==> flow/design.v <==
module subbytes#(
    parameter SBOX_WIDTH = 8,
    parameter SBOX_DEPTH = 256,
    parameter DATA_WIDTH = 16
)(
    input clk,
    input reset_n,
    input sbox_valid, 
    input [SBOX_WIDTH-1:0] sbox_out,
    input tvalid,
    input [DATA_WIDTH-1:0] in,       
    output reg valid,
    output reg [DATA_WIDTH-1:0] out       
);
    localparam NUM_BYTES = DATA_WIDTH / 8;
    reg [7:0] index;
    reg sbox_ready;
    reg [7:0] sbox_slice [0:NUM_BYTES-1][0:255];
    integer i;
    genvar g;
    always @(posedge clk or negedge reset_n) begin
        if (!reset_n) begin
            index <= 0;
            sbox_ready <= 0;
        end else if (sbox_valid && !sbox_ready) begin
            index <= index + 1;
            if (index == SBOX_DEPTH - 1) sbox_ready <= 1;
        end
    end
    generate
        for (g = 0; g < NUM_BYTES; g = g + 1) begin : MEM_WRITE
            always @(posedge clk) begin
                if (sbox_valid && !sbox_ready) begin
                    sbox_slice[g][index] <= sbox_out;
                end
            end
        end
    endgenerate
    wire [7:0] ram_read_data [0:NUM_BYTES-1];
    generate
        for (g = 0; g < NUM_BYTES; g = g + 1) begin : MEM_ASYNC_READ
            assign ram_read_data[g] = sbox_slice[g][in[g*8 +: 8]];
        end
    endgenerate
    always @(posedge clk or negedge reset_n) begin
        if (!reset_n) begin
            valid <= 0;
            out <= 0;
        end else begin
            if (tvalid && sbox_ready) valid <= 1;
            else valid <= 0;
            if (tvalid && sbox_ready) begin
                for (i = 0; i < NUM_BYTES; i = i + 1) begin
                    out[i*8 +: 8] <= ram_read_data[i];
                end
            end
        end
    end
endmodule
Tool chain data of subbytes
The steps from the RTL of subbytes to its reports follow in flow order.
Line numbers count from 1 in the design file above.
Operators carry their Yosys type and port widths (W data, S select, Z words).
Library cell names are shortened.
The mark n/a stands for no value.
- top module: subbytes
- clock port: clk
- cell library: sky130hd
- corner: tt_025C_1v80

Word-level counts
Counts by Yosys on the flattened word-level netlist (proc, flatten, opt, wreduce; memories kept). Register bits leave out memories and registers merged into their read ports (data or address); mux counts leave out enables and synchronous resets folded into registers. Print and check cells are left out.
Yosys's memory passes give these memory sizes; they may raise the number of words (mostly to a power of two), join words into wider ones and drop unused or constant bits.
- bits in registers at 10
- noted RAM bits: 4096
- word width x clocked read ports: 16
- memories at 1
- input bits at 28
- output and inout bits at 17
- cells after elaboration at 19
- add/sub/neg operators at 3
- equality and inequality tests: 1
- noted multiplexer cells: 5
- noted reductions and logical operators: 6
- memories (memory ; words ; bits a word ; rd ports ; write ports ; RTL line ; source):
    sbox_slice ; 512 ; 8 ; 2 ; 2 ; 18 ; reg [7:0] sbox_slice [0:NUM_BYTES-1][0:255];
- operators by type and width (kind ; count):
    $add A9 B8 Y9 const A ; 2
    $mux W9 ; 2
    $add A8 B1 Y8 const B ; 1
    $eq A8 B8 Y1 const B ; 1
    $mux W8 ; 1
    $logic_not A1 Y1 ; 3
    $logic_and A1 B1 Y1 ; 2
    $reduce_and A2 Y1 ; 1
    $mux W1 ; 2

Logic depth
Depth = most cells in a row (Yosys ltp): at word level without a register or memory, in the mapped netlist without a sequential cell, where the memories' decode and read muxes count.
- word-level depth: 3
- ABC_AREA: 0
- gate-level depth with buffers: 13
- noted mapped depth without buffers: 7

Mapped cells and area
Yosys stat after the flow's synthesis: flattened, memories mapped to cells. It holds for the ABC_AREA given above (unset counts as 0); a run with the other value may have another netlist.
- standard cells after synthesis at 5796
- cell area after synthesis at 98235.5 µm²
- sequential part of the area: 62149.6 µm²
- noted flip-flop cells: 2074
- buffers: 467
- cell types (cell ; count ; total area (µm²)):
    edfxtp_1 ; 2048 ; 6.15E+04
    mux4_2 ; 592 ; 1.33E+04
    mux2i_1 ; 885 ; 8.86E+03
    o22ai_1 ; 256 ; 1.6E+03
    o221ai_1 ; 142 ; 1.24E+03
    buf_6 ; 106 ; 1.19E+03
    nor2_1 ; 305 ; 1.14E+03
    a221oi_1 ; 94 ; 823.29
    a21oi_1 ; 149 ; 745.715
    a211oi_1 ; 99 ; 743.213
    nand2_1 ; 196 ; 735.706
    o21ai_0 ; 137 ; 685.658
    dfrtp_1 ; 26 ; 650.624
    clkbuf_1 ; 168 ; 630.605
    buf_4 ; 75 ; 563.04
    buf_2 ; 68 ; 340.326
    nand3_1 ; 60 ; 300.288
    a2111oi_0 ; 33 ; 289.027
Not listed: further types 52, cells in them 357.

Worst setup path after synthesis
OpenSTA on the mapped netlist: ideal clock, no wires. The path of least setup slack (recovery checks aside). Input and output delay are each 20% of the period. Register names are those of the netlist, which keeps one name where synthesis merged equal registers.
- kind: input to register
- start point: in in[8]
- end point: reg out[15]
- period: 10.0 ns
- input delay: 2.000 ns
- setup time: 0.124 ns
- noted launch time at the first pin: 2.000 ns
- arrival at 3.963 ns
- noted data required time: 9.876 ns
- noted slack: 5.913 ns
- path delay at 2.087 ns
- stages: 11
- buffers on the path: 6
- synthesis period reached at 4.087 ns
"path delay" is the arrival time less input delay plus setup time.
"stages" counts driving pins, that of a launching flip-flop among them; a cell with two outputs on the path counts twice.
"synthesis period reached" = period - worst setup slack (recovery checks aside). The figure is calculated, with input and output delays left at 20% of the set period.
The rows between start and end are the longest chain of elaborated cells between them; the timing report does not say that the signal goes this way. Where chains are equally long, one stands for them.
A line is the first line of the expression or statement that the cell stems from. Yosys adds cells for indexed reads and writes and turns some case tables into memories.
- cell sequence: buf_4 -> buf_8 -> buf_8 -> buf_6 -> buf_4 -> buf_4 -> mux2i_1 -> o22ai_1 -> o41ai_1 -> nor4_1 -> a211o_1
- noted length of the longest elaborated chain: 1
- elaborated cells between the ends (all ways): 1
- noted source lines of those cells: 1
- classes of those cells: 1 x add/sub
- RTL lines, path after synthesis (what ; RTL line ; source):
    start: declaration ; 11 ; input [DATA_WIDTH-1:0] in,
    $add A9 B8 Y9 ; 42 ; assign ram_read_data[g] = sbox_slice[g][in[g*8 +: 8]];
    end: declaration ; 13 ; output reg [DATA_WIDTH-1:0] out

Path in the finished layout
From the final timing report of run 1: the path of least setup slack in the routed layout; clock arrival at registers is part of the times.
- kind: input to register
- start point: in in[12]
- end point: reg out[9]
- period: 5.84 ns
- input delay: 1.17 ns
- setup time: 0.06 ns
- noted launch time at the first pin: 1.17 ns
- arrival at 5.14 ns
- noted data required time: 6.66 ns
- noted slack: 1.53 ns
- stages: 9
- buffers on the path: 2
The rows between start and end are the longest chain of elaborated cells between them; the timing report does not say that the signal goes this way. Where chains are equally long, one stands for them.
- cell sequence: buf_6 -> buf_4 -> nand3_1 -> o22ai_1 -> a211oi_1 -> o21ai_0 -> a21oi_1 -> nor4b_1 -> a211o_1
- noted length of the longest elaborated chain: 1
- elaborated cells between the ends (all ways): 1
- noted source lines of those cells: 1
- classes of those cells: 1 x add/sub
- RTL lines, path post-layout (what ; RTL line ; source):
    start: declaration ; 11 ; input [DATA_WIDTH-1:0] in,
    $add A9 B8 Y9 ; 42 ; assign ram_read_data[g] = sbox_slice[g][in[g*8 +: 8]];
    end: declaration ; 13 ; output reg [DATA_WIDTH-1:0] out

Data sheet: physical implementation of subbytes

Stored flow runs of subbytes (5 of them; Yosys, OpenROAD, sky130hd). They differ in their settings and are not a sequence. Constraints: input delay and output delay 20% of the set period each, output load 0.01 pF.
"achieved period" = clock period - worst setup slack. The figure is calculated, with input and output delays left at 20% of the set period.
"critical setup path time" is the time allowed to the run's worst setup path (the clock period less input and output delay, where it has them) less its slack. Clock arrival times count: a late capture clock shortens it, a late launch clock lengthens it.
"power consumption" is the tool's figure for a default switching activity; nothing was simulated.

Run 1
Settings were CORE_UTILIZATION = 45; PLACE_DENSITY = 0.6; SETUP_SLACK_MARGIN = -0.42; period_ns = 5.84; CAP_MARGIN = 20; CORE_MARGIN = 2; SLEW_MARGIN = 20
- noted the achieved period: 4.314 ns
- critical setup path time at 3.15 ns
- critical path kind: input to register
- area of the die at 222,053.0 µm²
- noted the standard-cell area after layout: 109,658.0 µm²
- chip area in the Yosys report: 98,235.5 µm²
- setup slack of the critical path at 1.526 ns
- noted the power consumption: 34,056 uW

Run 2
Settings were CORE_UTILIZATION = 45; PLACE_DENSITY = 0.6; period_ns = 10.0; CAP_MARGIN = 20; CORE_MARGIN = 2; SLEW_MARGIN = 20
- noted the achieved period: 5.800 ns
- critical setup path time at 3.80 ns
- critical path kind: input to register
- area of the die at 222,053.0 µm²
- noted the standard-cell area after layout: 107,813.0 µm²
- chip area in the Yosys report: 98,235.5 µm²
- setup slack of the critical path at 4.200 ns
- noted the power consumption: 19,884 uW

Run 3
Settings were CAP_MARGIN = 25; CELL_PAD_IN_SITES_GLOBAL_PLACEMENT = 0; CORE_ASPECT_RATIO = 0.8; CORE_MARGIN = 6; CORE_UTILIZATION = 30; CTS_CLUSTER_DIAMETER = 356; CTS_CLUSTER_SIZE = 23; GPL_ROUTABILITY_DRIVEN = 0; GPL_TIMING_DRIVEN = 1; MAX_ROUTING_LAYER = met4; MIN_ROUTING_LAYER = met1; SETUP_SLACK_MARGIN = 0.45; SLEW_MARGIN = 5; period_ns = 8.61
- noted the achieved period: 5.618 ns
- critical setup path time at 3.90 ns
- critical path kind: input to register
- area of the die at 341,413.0 µm²
- noted the standard-cell area after layout: 105,857.0 µm²
- chip area in the Yosys report: 98,235.5 µm²
- setup slack of the critical path at 2.992 ns
- noted the power consumption: 19,100 uW

Run 4
Settings were ABC_AREA = 1; CAP_MARGIN = 25; CELL_PAD_IN_SITES_GLOBAL_PLACEMENT = 2; CORE_ASPECT_RATIO = 1.3; CORE_MARGIN = 6; CORE_UTILIZATION = 30; CTS_CLUSTER_DIAMETER = 333; CTS_CLUSTER_SIZE = 41; GPL_ROUTABILITY_DRIVEN = 1; GPL_TIMING_DRIVEN = 1; MAX_ROUTING_LAYER = met4; MIN_ROUTING_LAYER = met1; SETUP_SLACK_MARGIN = 0.45; SLEW_MARGIN = 5; TNS_END_PERCENT = 40; period_ns = 8.61
- noted the achieved period: 5.238 ns
- critical setup path time at 3.52 ns
- critical path kind: input to register
- area of the die at 362,978.0 µm²
- noted the standard-cell area after layout: 110,480.0 µm²
- chip area in the Yosys report: 104,562.8 µm²
- setup slack of the critical path at 3.372 ns
- noted the power consumption: 18,125 uW

Run 5
Settings were ABC_AREA = 1; CAP_MARGIN = 30; CELL_PAD_IN_SITES_DETAIL_PLACEMENT = 2; CORE_ASPECT_RATIO = 1.6; CORE_MARGIN = 8; CORE_UTILIZATION = 45; CTS_CLUSTER_DIAMETER = 232; CTS_CLUSTER_SIZE = 83; GPL_TIMING_DRIVEN = 0; PLACE_DENSITY = 0.6; SETUP_SLACK_MARGIN = 0.58; SLEW_MARGIN = 40; TNS_END_PERCENT = 80; period_ns = 10.0
- unfinished; error GRT-0116 in routing
